==> flow/design.v <==
module fifo #(
    parameter DEPTH = 32,          
    parameter DATA_WIDTH = 8,      
    parameter PTR_SIZE = 5
) (
    input  wire                   clk,
    input  wire                   rst,
    input  wire                   wr_en,
    input  wire                   re_en,
    input  wire [DATA_WIDTH-1:0]  data_in,
    output wire [DATA_WIDTH-1:0]  data_out,
    output wire                   empty,
    output wire                   full
);
    reg [DATA_WIDTH-1:0] memory [0:DEPTH-1];
    reg [PTR_SIZE-1:0] wr_ptr;
    reg [PTR_SIZE-1:0] rd_ptr;
    reg empty_reg;
    reg full_reg;
    integer i;
    wire wr_fire = wr_en && !full_reg;
    wire rd_fire = re_en && !empty_reg;
    wire [PTR_SIZE-1:0] used = wr_ptr - rd_ptr;
    always @ (posedge clk or posedge rst) begin
        if (rst)
            wr_ptr <= 0;
        else if (wr_fire)
            wr_ptr <= wr_ptr + 1;
    end
    always @ (posedge clk or posedge rst) begin
        if (rst)
            empty_reg <= 1;
        else if (wr_fire && !rd_fire)
            empty_reg <= 0;
        else if (rd_fire && !wr_fire && (used == 1))
            empty_reg <= 1;
    end
    always @ (posedge clk or posedge rst) begin
        if (rst)
            full_reg <= 0;
        else if (wr_fire && !rd_fire && (used == DEPTH - 1))
            full_reg <= 1;
        else if (rd_fire && !wr_fire)
            full_reg <= 0;
    end
    always @ (posedge clk or posedge rst) begin
        if (rst)
            rd_ptr <= 0;
        else if (rd_fire)
            rd_ptr <= rd_ptr + 1;
    end
    always @ (posedge clk or posedge rst) begin
        if (rst) begin
            for (i = 0; i < DEPTH; i = i + 1)
                memory[i] <= {DATA_WIDTH{1'b0}};
        end else if (wr_fire)
            memory[wr_ptr[$clog2(DEPTH)-1:0]] <= data_in;
    end
    assign data_out = (empty_reg) ? {DATA_WIDTH{1'bx}} : memory[rd_ptr[$clog2(DEPTH)-1:0]];
    assign empty = empty_reg;
    assign full  = full_reg;
endmodule
module multiplier #(
    parameter DATA_WIDTH    = 8,                   
    parameter PRODUCT_WIDTH = DATA_WIDTH * 2
) (
    input  wire [DATA_WIDTH-1:0] in1,         
    input  wire [DATA_WIDTH-1:0] in2,          
    output wire [PRODUCT_WIDTH-1:0] product 
);
    assign product = in1 * in2;
endmodule
module adder #(
    parameter DATA_WIDTH = 8,              
    parameter SUM_WIDTH  = DATA_WIDTH + 1   
)(
    input  wire [DATA_WIDTH-1:0] in1,        
    input  wire [DATA_WIDTH-1:0] in2,        
    output wire [SUM_WIDTH-1:0] sum          
);
    assign sum = in1 + in2;
endmodule
module component (
    input  wire         clk,
    input  wire         rst,
    input  wire [31:0]  fifo1_data_in,
    input  wire [31:0]  fifo2_data_in,
    input  wire [31:0]  fifo3_data_in,
    input  wire         fifo1_write_en,
    input  wire         fifo2_write_en,
    input  wire         fifo3_write_en,
    input  wire         fifo1_read_en,
    input  wire         fifo2_read_en,
    input  wire         fifo3_read_en,
    output wire [31:0]  result_out,
    output wire         fifo1_empty,
    output wire         fifo2_empty,
    output wire         fifo3_empty,
    output wire         fifo1_full,
    output wire         fifo2_full,
    output wire         fifo3_full
);
    wire [31:0] fifo1_data_out;
    wire [31:0] fifo2_data_out;
    wire [31:0] fifo3_data_out;
    wire [31:0] mult_result;
    fifo #(
        .DEPTH(16),
        .DATA_WIDTH(32),
        .PTR_SIZE(5)
    ) fifo1_inst (
        .clk(clk),
        .rst(rst),
        .wr_en(fifo1_write_en),
        .re_en(fifo1_read_en),
        .data_in(fifo1_data_in),
        .data_out(fifo1_data_out),
        .empty(fifo1_empty),
        .full(fifo1_full)
    );
    fifo #(
        .DEPTH(16),
        .DATA_WIDTH(32),
        .PTR_SIZE(5)
    ) fifo2_inst (
        .clk(clk),
        .rst(rst),
        .wr_en(fifo2_write_en),
        .re_en(fifo2_read_en),
        .data_in(fifo2_data_in),
        .data_out(fifo2_data_out),
        .empty(fifo2_empty),
        .full(fifo2_full)
    );
    fifo #(
        .DEPTH(16),
        .DATA_WIDTH(32),
        .PTR_SIZE(5)
    ) fifo3_inst (
        .clk(clk),
        .rst(rst),
        .wr_en(fifo3_write_en),
        .re_en(fifo3_read_en),
        .data_in(fifo3_data_in),
        .data_out(fifo3_data_out),
        .empty(fifo3_empty),
        .full(fifo3_full)
    );
    multiplier #(
        .DATA_WIDTH(32),
        .PRODUCT_WIDTH(32)
    ) mult_inst (
        .in1(fifo1_data_out),
        .in2(fifo2_data_out),
        .product(mult_result)
    );
    adder #(
        .DATA_WIDTH(32),
        .SUM_WIDTH(32)
    ) adder_inst (
        .in1(mult_result),
        .in2(fifo3_data_out),
        .sum(result_out)
    );
endmodule
* From RTL to reports: component
The steps from the RTL of component to its reports follow in flow order.
Lines are those of the file above, counted from 1.
Operators carry their Yosys type and port widths (W data, S select, Z words).
Not given: --
- Top :: component
- Clock input :: clk
- Standard-cell library :: sky130hd
- Corner :: tt_025C_1v80

* Word level
Yosys after proc, flatten, opt, wreduce and memory -nomap, before mapping. Print and check cells are not counted. Equal cells are merged and count once.
- Add/subtract/negate cells :: 10
- Multipliers :: 1
- Divide/modulo/power cells :: 0
- Magnitude comparators :: 0
- Equal/unequal tests :: 96
- Shift operators :: 0
- Muxes and demuxes :: 18
- Bitwise operators :: 0
- Reductions and logical operators :: 90
** Operators by type and width (number)
- $pmux W32 S16 :: 3
- $mul A32 B32 Y32 :: 1
- $eq A4 B4 Y1 const B :: 48
- $reduce_and A2 Y1 :: 48
- $eq A4 B3 Y1 const B :: 24
- $mux W32 :: 3
- $eq A4 B2 Y1 const B :: 12
- $add A32 B32 Y32 :: 1
- $add A5 B1 Y5 const B :: 6
- $eq A4 B1 Y1 const B :: 6
- $logic_not A4 Y1 :: 6
- $logic_and A1 B1 Y1 :: 18
- $eq A5 B1 Y1 const B :: 3
- $eq A5 B4 Y1 const B :: 3
- $sub A5 B5 Y5 :: 3
- $logic_not A1 Y1 :: 12
- $reduce_bool A2 Y1 :: 6
- $mux W1 :: 12
- Bits in registers :: 1572
- Latch bits :: 0
- Memory bits (writable) :: 0
- Bits in read-only memories :: 0
- Clocked read ports x word width :: 0
- Memories kept :: 0
- Input port bits :: 104
- Output and inout bits :: 38
- Word-level cells :: 275

* Logic depth
Longest topological path by Yosys (ltp), each cell counted once; first at word level (registers and memories cut), then after technology mapping (sequential cells cut; the memories' decode and read muxes count).
- Depth in word-level cells :: 7
- ABC_AREA :: 0
- Mapped depth :: 40

* After synthesis
Yosys stat after the flow's synthesis: flattened, memories mapped to cells. It holds for the ABC_AREA given above (unset counts as 0); a run with the other value may have another netlist.
Totals and module areas in this step are rounded.
** Cells by type
- sky130_fd_sc_hd__dfrtp_1 :: number 1569, total area 3.93E+04 um^2
- sky130_fd_sc_hd__mux2_2 :: number 1557, total area 1.75E+04 um^2
- sky130_fd_sc_hd__fa_1 :: number 441, total area 8.83E+03 um^2
- sky130_fd_sc_hd__inv_1 :: number 536, total area 2011.93 um^2
- sky130_fd_sc_hd__ha_1 :: number 160, total area 2001.92 um^2
- sky130_fd_sc_hd__a22oi_1 :: number 213, total area 1.6E+03 um^2
- sky130_fd_sc_hd__nor2_1 :: number 365, total area 1.37E+03 um^2
- sky130_fd_sc_hd__clkbuf_1 :: number 342, total area 1.28E+03 um^2
- sky130_fd_sc_hd__nand2_1 :: number 290, total area 1.09E+03 um^2
- sky130_fd_sc_hd__a221oi_1 :: number 93, total area 814.531 um^2
- sky130_fd_sc_hd__xnor2_1 :: number 93, total area 814.531 um^2
- sky130_fd_sc_hd__a222oi_1 :: number 81, total area 810.778 um^2
- sky130_fd_sc_hd__mux2i_1 :: number 71, total area 710.682 um^2
- sky130_fd_sc_hd__a22o_1 :: number 81, total area 709.43 um^2
- sky130_fd_sc_hd__nand2b_1 :: number 107, total area 669.392 um^2
- sky130_fd_sc_hd__a21oi_1 :: number 106, total area 530.509 um^2
- sky130_fd_sc_hd__o21ai_0 :: number 105, total area 525.504 um^2
- sky130_fd_sc_hd__nand3_1 :: number 99, total area 495.475 um^2
Other cell types: 78; their cells: 796.
- Standard cells after synthesis :: 7105
- Cell area after synthesis :: 87000 um^2
- Area of sequential cells :: 39000 um^2
- Flip-flops :: 1572
- Buffers :: 536
The figures by module come from a second, unflattened synthesis with its own total; it is not the netlist above.
- Cell total of the unflattened synthesis :: 7499
- Area (unflattened synthesis) :: 89000 um^2
Rows give one instance, submodules left out.
** Modules
- fifo :: instances 3, cells 1853, area 24000 um^2
- multiplier :: instances 1, cells 1704, area 16000 um^2
- adder :: instances 1, cells 236, area 1700 um^2
- component :: instances 1, cells 0, area 0.0 um^2

* Path before layout
OpenSTA on the mapped netlist: ideal clock, no wires. The path of least setup slack (recovery checks aside). Input and output delay are each 20% of the period. Register names are those of the netlist, which keeps one name where synthesis merged equal registers.
- Path kind :: register to output
- Start point :: register fifo2_inst.rd_ptr[0]
- End point :: output port result_out[29]
- Period :: 13.0 ns
- External output delay :: 2.600 ns
- Arrival :: 8.887 ns
- Required time :: 10.400 ns
- Slack :: 1.513 ns
- Path delay :: 8.887 ns
- Stages :: 37
- Path buffers :: 5
- Period reached after synthesis :: 11.487 ns
"path delay" is the arrival time less input delay plus setup time.
At an output port there is no setup time.
"stages" counts driving pins, that of a launching flip-flop among them; a cell with two outputs on the path counts twice.
"period reached after synthesis" = period - worst setup slack (recovery checks aside). The figure is calculated, with input and output delays left at 20% of the set period.
Between the ends stands the longest chain of elaborated cells between them, by number of cells; it is not shown to be the way that was timed. Of several equally long chains one is given.
Each line given opens the expression or statement behind the cell; cells for indexed reads and writes are added by Yosys, which also makes memories of some case tables.
- Path through :: sky130_fd_sc_hd__dfrtp_1 sky130_fd_sc_hd__inv_1 sky130_fd_sc_hd__ha_1 sky130_fd_sc_hd__buf_2 sky130_fd_sc_hd__buf_2 sky130_fd_sc_hd__buf_2 sky130_fd_sc_hd__buf_1 sky130_fd_sc_hd__a222oi_1 sky130_fd_sc_hd__a211o_1 sky130_fd_sc_hd__a21oi_1 sky130_fd_sc_hd__clkbuf_1 sky130_fd_sc_hd__nand2_1 sky130_fd_sc_hd__fa_1 sky130_fd_sc_hd__inv_1 sky130_fd_sc_hd__fa_1 sky130_fd_sc_hd__fa_1 sky130_fd_sc_hd__inv_1 sky130_fd_sc_hd__fa_1 sky130_fd_sc_hd__inv_1 sky130_fd_sc_hd__fa_1 sky130_fd_sc_hd__inv_1 sky130_fd_sc_hd__fa_1 sky130_fd_sc_hd__inv_1 sky130_fd_sc_hd__fa_1 sky130_fd_sc_hd__inv_1 sky130_fd_sc_hd__fa_1 sky130_fd_sc_hd__inv_1 sky130_fd_sc_hd__ha_1 sky130_fd_sc_hd__a21oi_1 sky130_fd_sc_hd__a21boi_0 sky130_fd_sc_hd__o31ai_1 sky130_fd_sc_hd__a311oi_1 sky130_fd_sc_hd__nor3_1 sky130_fd_sc_hd__o311a_1 sky130_fd_sc_hd__o21a_1 sky130_fd_sc_hd__nor2_1 sky130_fd_sc_hd__xnor2_1
- Length of the longest elaborated chain :: 5
- Elaborated cells between the ends (all ways) :: 20
- Classes of those cells :: add/sub: 1; mul: 1; eq/ne: 15; mux: 2; reduce/logical: 1
** Ends and longest elaborated chain, after synthesis
- from (decl) :: RTL line 17 : reg [PTR_SIZE-1:0] rd_ptr;
- from (assign) :: RTL line 48 : rd_ptr <= 0;
- from (assign) :: RTL line 50 : rd_ptr <= rd_ptr + 1;
- $eq A4 B4 Y1 :: RTL line 59 : assign data_out = (empty_reg) ? {DATA_WIDTH{1'bx}} : memory[rd_ptr[$clog2(DEPTH)-1:0]];
- $pmux W32 S16 :: RTL line 59
- $mux W32 :: RTL line 59
- $mul A32 B32 Y32 :: RTL line 71
- $add A32 B32 Y32 :: RTL line 81 : assign sum = in1 + in2;
- to (decl) :: RTL line 95 : output wire [31:0]  result_out,

* Path in the finished layout
From the final timing report of record 1: the path of least setup slack in the routed layout; clock arrival at registers is part of the times.
- Path kind :: register to output
- Start point :: register fifo1_inst.rd_ptr[1]
- End point :: output port result_out[31]
- Period :: 19.0 ns
- External output delay :: 3.80 ns
- Arrival :: 11.15 ns
- Required time :: 15.20 ns
- Slack :: 4.05 ns
- Stages :: 34
- Path buffers :: 3
Between the ends stands the longest chain of elaborated cells between them, by number of cells; it is not shown to be the way that was timed. Of several equally long chains one is given.
- Path through :: sky130_fd_sc_hd__dfrtp_1 sky130_fd_sc_hd__inv_1 sky130_fd_sc_hd__ha_4 sky130_fd_sc_hd__buf_8 sky130_fd_sc_hd__and3b_2 sky130_fd_sc_hd__a222oi_1 sky130_fd_sc_hd__and3_1 sky130_fd_sc_hd__a41o_1 sky130_fd_sc_hd__buf_4 sky130_fd_sc_hd__or2_2 sky130_fd_sc_hd__fa_1 sky130_fd_sc_hd__inv_1 sky130_fd_sc_hd__fa_1 sky130_fd_sc_hd__inv_1 sky130_fd_sc_hd__fa_1 sky130_fd_sc_hd__inv_1 sky130_fd_sc_hd__fa_1 sky130_fd_sc_hd__inv_1 sky130_fd_sc_hd__fa_1 sky130_fd_sc_hd__fa_1 sky130_fd_sc_hd__fa_1 sky130_fd_sc_hd__fa_1 sky130_fd_sc_hd__xor2_1 sky130_fd_sc_hd__xnor2_1 sky130_fd_sc_hd__xnor2_1 sky130_fd_sc_hd__xnor2_1 sky130_fd_sc_hd__xnor2_1 sky130_fd_sc_hd__xnor2_1 sky130_fd_sc_hd__xnor2_1 sky130_fd_sc_hd__xnor2_1 sky130_fd_sc_hd__xnor3_1 sky130_fd_sc_hd__xnor3_2 sky130_fd_sc_hd__xor2_2 sky130_fd_sc_hd__clkdlybuf4s50_1
- Length of the longest elaborated chain :: 5
- Elaborated cells between the ends (all ways) :: 20
- Classes of those cells :: add/sub: 1; mul: 1; eq/ne: 15; mux: 2; reduce/logical: 1
** Ends and longest elaborated chain, post-layout
- from (decl) :: RTL line 17 : reg [PTR_SIZE-1:0] rd_ptr;
- from (assign) :: RTL line 48 : rd_ptr <= 0;
- from (assign) :: RTL line 50 : rd_ptr <= rd_ptr + 1;
- $eq A4 B4 Y1 :: RTL line 59 : assign data_out = (empty_reg) ? {DATA_WIDTH{1'bx}} : memory[rd_ptr[$clog2(DEPTH)-1:0]];
- $pmux W32 S16 :: RTL line 59
- $mux W32 :: RTL line 59
- $mul A32 B32 Y32 :: RTL line 71
- $add A32 B32 Y32 :: RTL line 81 : assign sum = in1 + in2;
- to (decl) :: RTL line 95 : output wire [31:0]  result_out,

Stored flow runs of component (3 of them; Yosys, OpenROAD, sky130hd). They differ in their settings and are not a sequence. Constraints: input delay and output delay 20% of the set period each, output load 0.01 pF.
Results are given in rounded form.

* Record 1
** Files
==> flow/run.sh <==
#!/bin/bash
# the make line also repeats the synthesis and layout settings of config.mk as NAME=value (left out here)
make -C /OpenROAD-flow-scripts/flow DESIGN_CONFIG=/design/flow/config.mk WORK_HOME=/design/flow/orfs CLKGATE_MAP_FILE= finish
==> flow/config.mk <==
export PLATFORM = sky130hd
export DESIGN_NAME = component
export DESIGN_NICKNAME = component
export VERILOG_FILES = /design/flow/design.v
export SDC_FILE = /design/flow/constraint.sdc
export NUM_CORES = 4
export LEC_CHECK = 0
export CAP_MARGIN = 20
export CELL_PAD_IN_SITES_DETAIL_PLACEMENT = 0
export CELL_PAD_IN_SITES_GLOBAL_PLACEMENT = 1
export CORE_MARGIN = 10
export CORE_UTILIZATION = 56
export MAX_ROUTING_LAYER = met5
export SETUP_SLACK_MARGIN = 3.8
export SLEW_MARGIN = 15
export TNS_END_PERCENT = 20
==> flow/constraint.sdc <==
create_clock -name core_clock -period 19.0 [get_ports {clk}]
set_input_delay 3.8000 -clock core_clock [delete_from_list [all_inputs] [get_ports {clk}]]
set_output_delay 3.8000 -clock core_clock [all_outputs]
set_load 0.01 [all_outputs]
** Results
- Area of the synthesized netlist :: 87,000 um^2
- Area inside the die boundary :: 170,000 um^2
- Standard-cell area after layout :: 96,000 um^2
- Utilization after layout :: 0.63
- Worst setup slack after layout :: 4.0 ns
- Total negative setup slack :: 0.000 ns
- Worst hold slack after layout :: 0.49 ns

* Record 2
** Files
==> flow/run.sh <==
#!/bin/bash
# the make line also repeats the synthesis and layout settings of config.mk as NAME=value (left out here)
make -C /OpenROAD-flow-scripts/flow DESIGN_CONFIG=/design/flow/config.mk WORK_HOME=/design/flow/orfs CLKGATE_MAP_FILE= finish
==> flow/config.mk <==
export PLATFORM = sky130hd
export DESIGN_NAME = component
export DESIGN_NICKNAME = component
export VERILOG_FILES = /design/flow/design.v
export SDC_FILE = /design/flow/constraint.sdc
export NUM_CORES = 4
export LEC_CHECK = 0
export ABC_AREA = 0
export CAP_MARGIN = 20
export CORE_MARGIN = 10
export CORE_UTILIZATION = 57
export CTS_CLUSTER_DIAMETER = 389
export MAX_ROUTING_LAYER = met4
export PLACE_DENSITY_LB_ADDON = 0.22
export SETUP_SLACK_MARGIN = 0.75
export SLEW_MARGIN = 20
==> flow/constraint.sdc <==
create_clock -name core_clock -period 11.8 [get_ports {clk}]
set_input_delay 2.3600 -clock core_clock [delete_from_list [all_inputs] [get_ports {clk}]]
set_output_delay 2.3600 -clock core_clock [all_outputs]
set_load 0.01 [all_outputs]
** Results
- Area of the synthesized netlist :: 87,000 um^2
- Area inside the die boundary :: 170,000 um^2
- Standard-cell area after layout :: 100,000 um^2
- Utilization after layout :: 0.67
- Worst setup slack after layout :: -0.37 ns
- Total negative setup slack :: -0.82 ns
- Worst hold slack after layout :: 0.48 ns

* Record 3
** Files
==> flow/run.sh <==
#!/bin/bash
# the make line also repeats the synthesis and layout settings of config.mk as NAME=value (left out here)
make -C /OpenROAD-flow-scripts/flow DESIGN_CONFIG=/design/flow/config.mk WORK_HOME=/design/flow/orfs CLKGATE_MAP_FILE= finish
==> flow/config.mk <==
export PLATFORM = sky130hd
export DESIGN_NAME = component
export DESIGN_NICKNAME = component
export VERILOG_FILES = /design/flow/design.v
export SDC_FILE = /design/flow/constraint.sdc
export NUM_CORES = 4
export LEC_CHECK = 0
export CAP_MARGIN = 20
export CORE_MARGIN = 2
export CORE_UTILIZATION = 45
export PLACE_DENSITY = 0.6
export SETUP_SLACK_MARGIN = 2.49
export SLEW_MARGIN = 20
==> flow/constraint.sdc <==
create_clock -name core_clock -period 12.8 [get_ports {clk}]
set_input_delay 2.5600 -clock core_clock [delete_from_list [all_inputs] [get_ports {clk}]]
set_output_delay 2.5600 -clock core_clock [all_outputs]
set_load 0.01 [all_outputs]
** Results
- Area of the synthesized netlist :: 87,000 um^2
- Area inside the die boundary :: 200,000 um^2
- Standard-cell area after layout :: 100,000 um^2
- Utilization after layout :: 0.53
- Worst setup slack after layout :: 0.45 ns
- Total negative setup slack :: 0.000 ns
- Worst hold slack after layout :: 0.49 ns
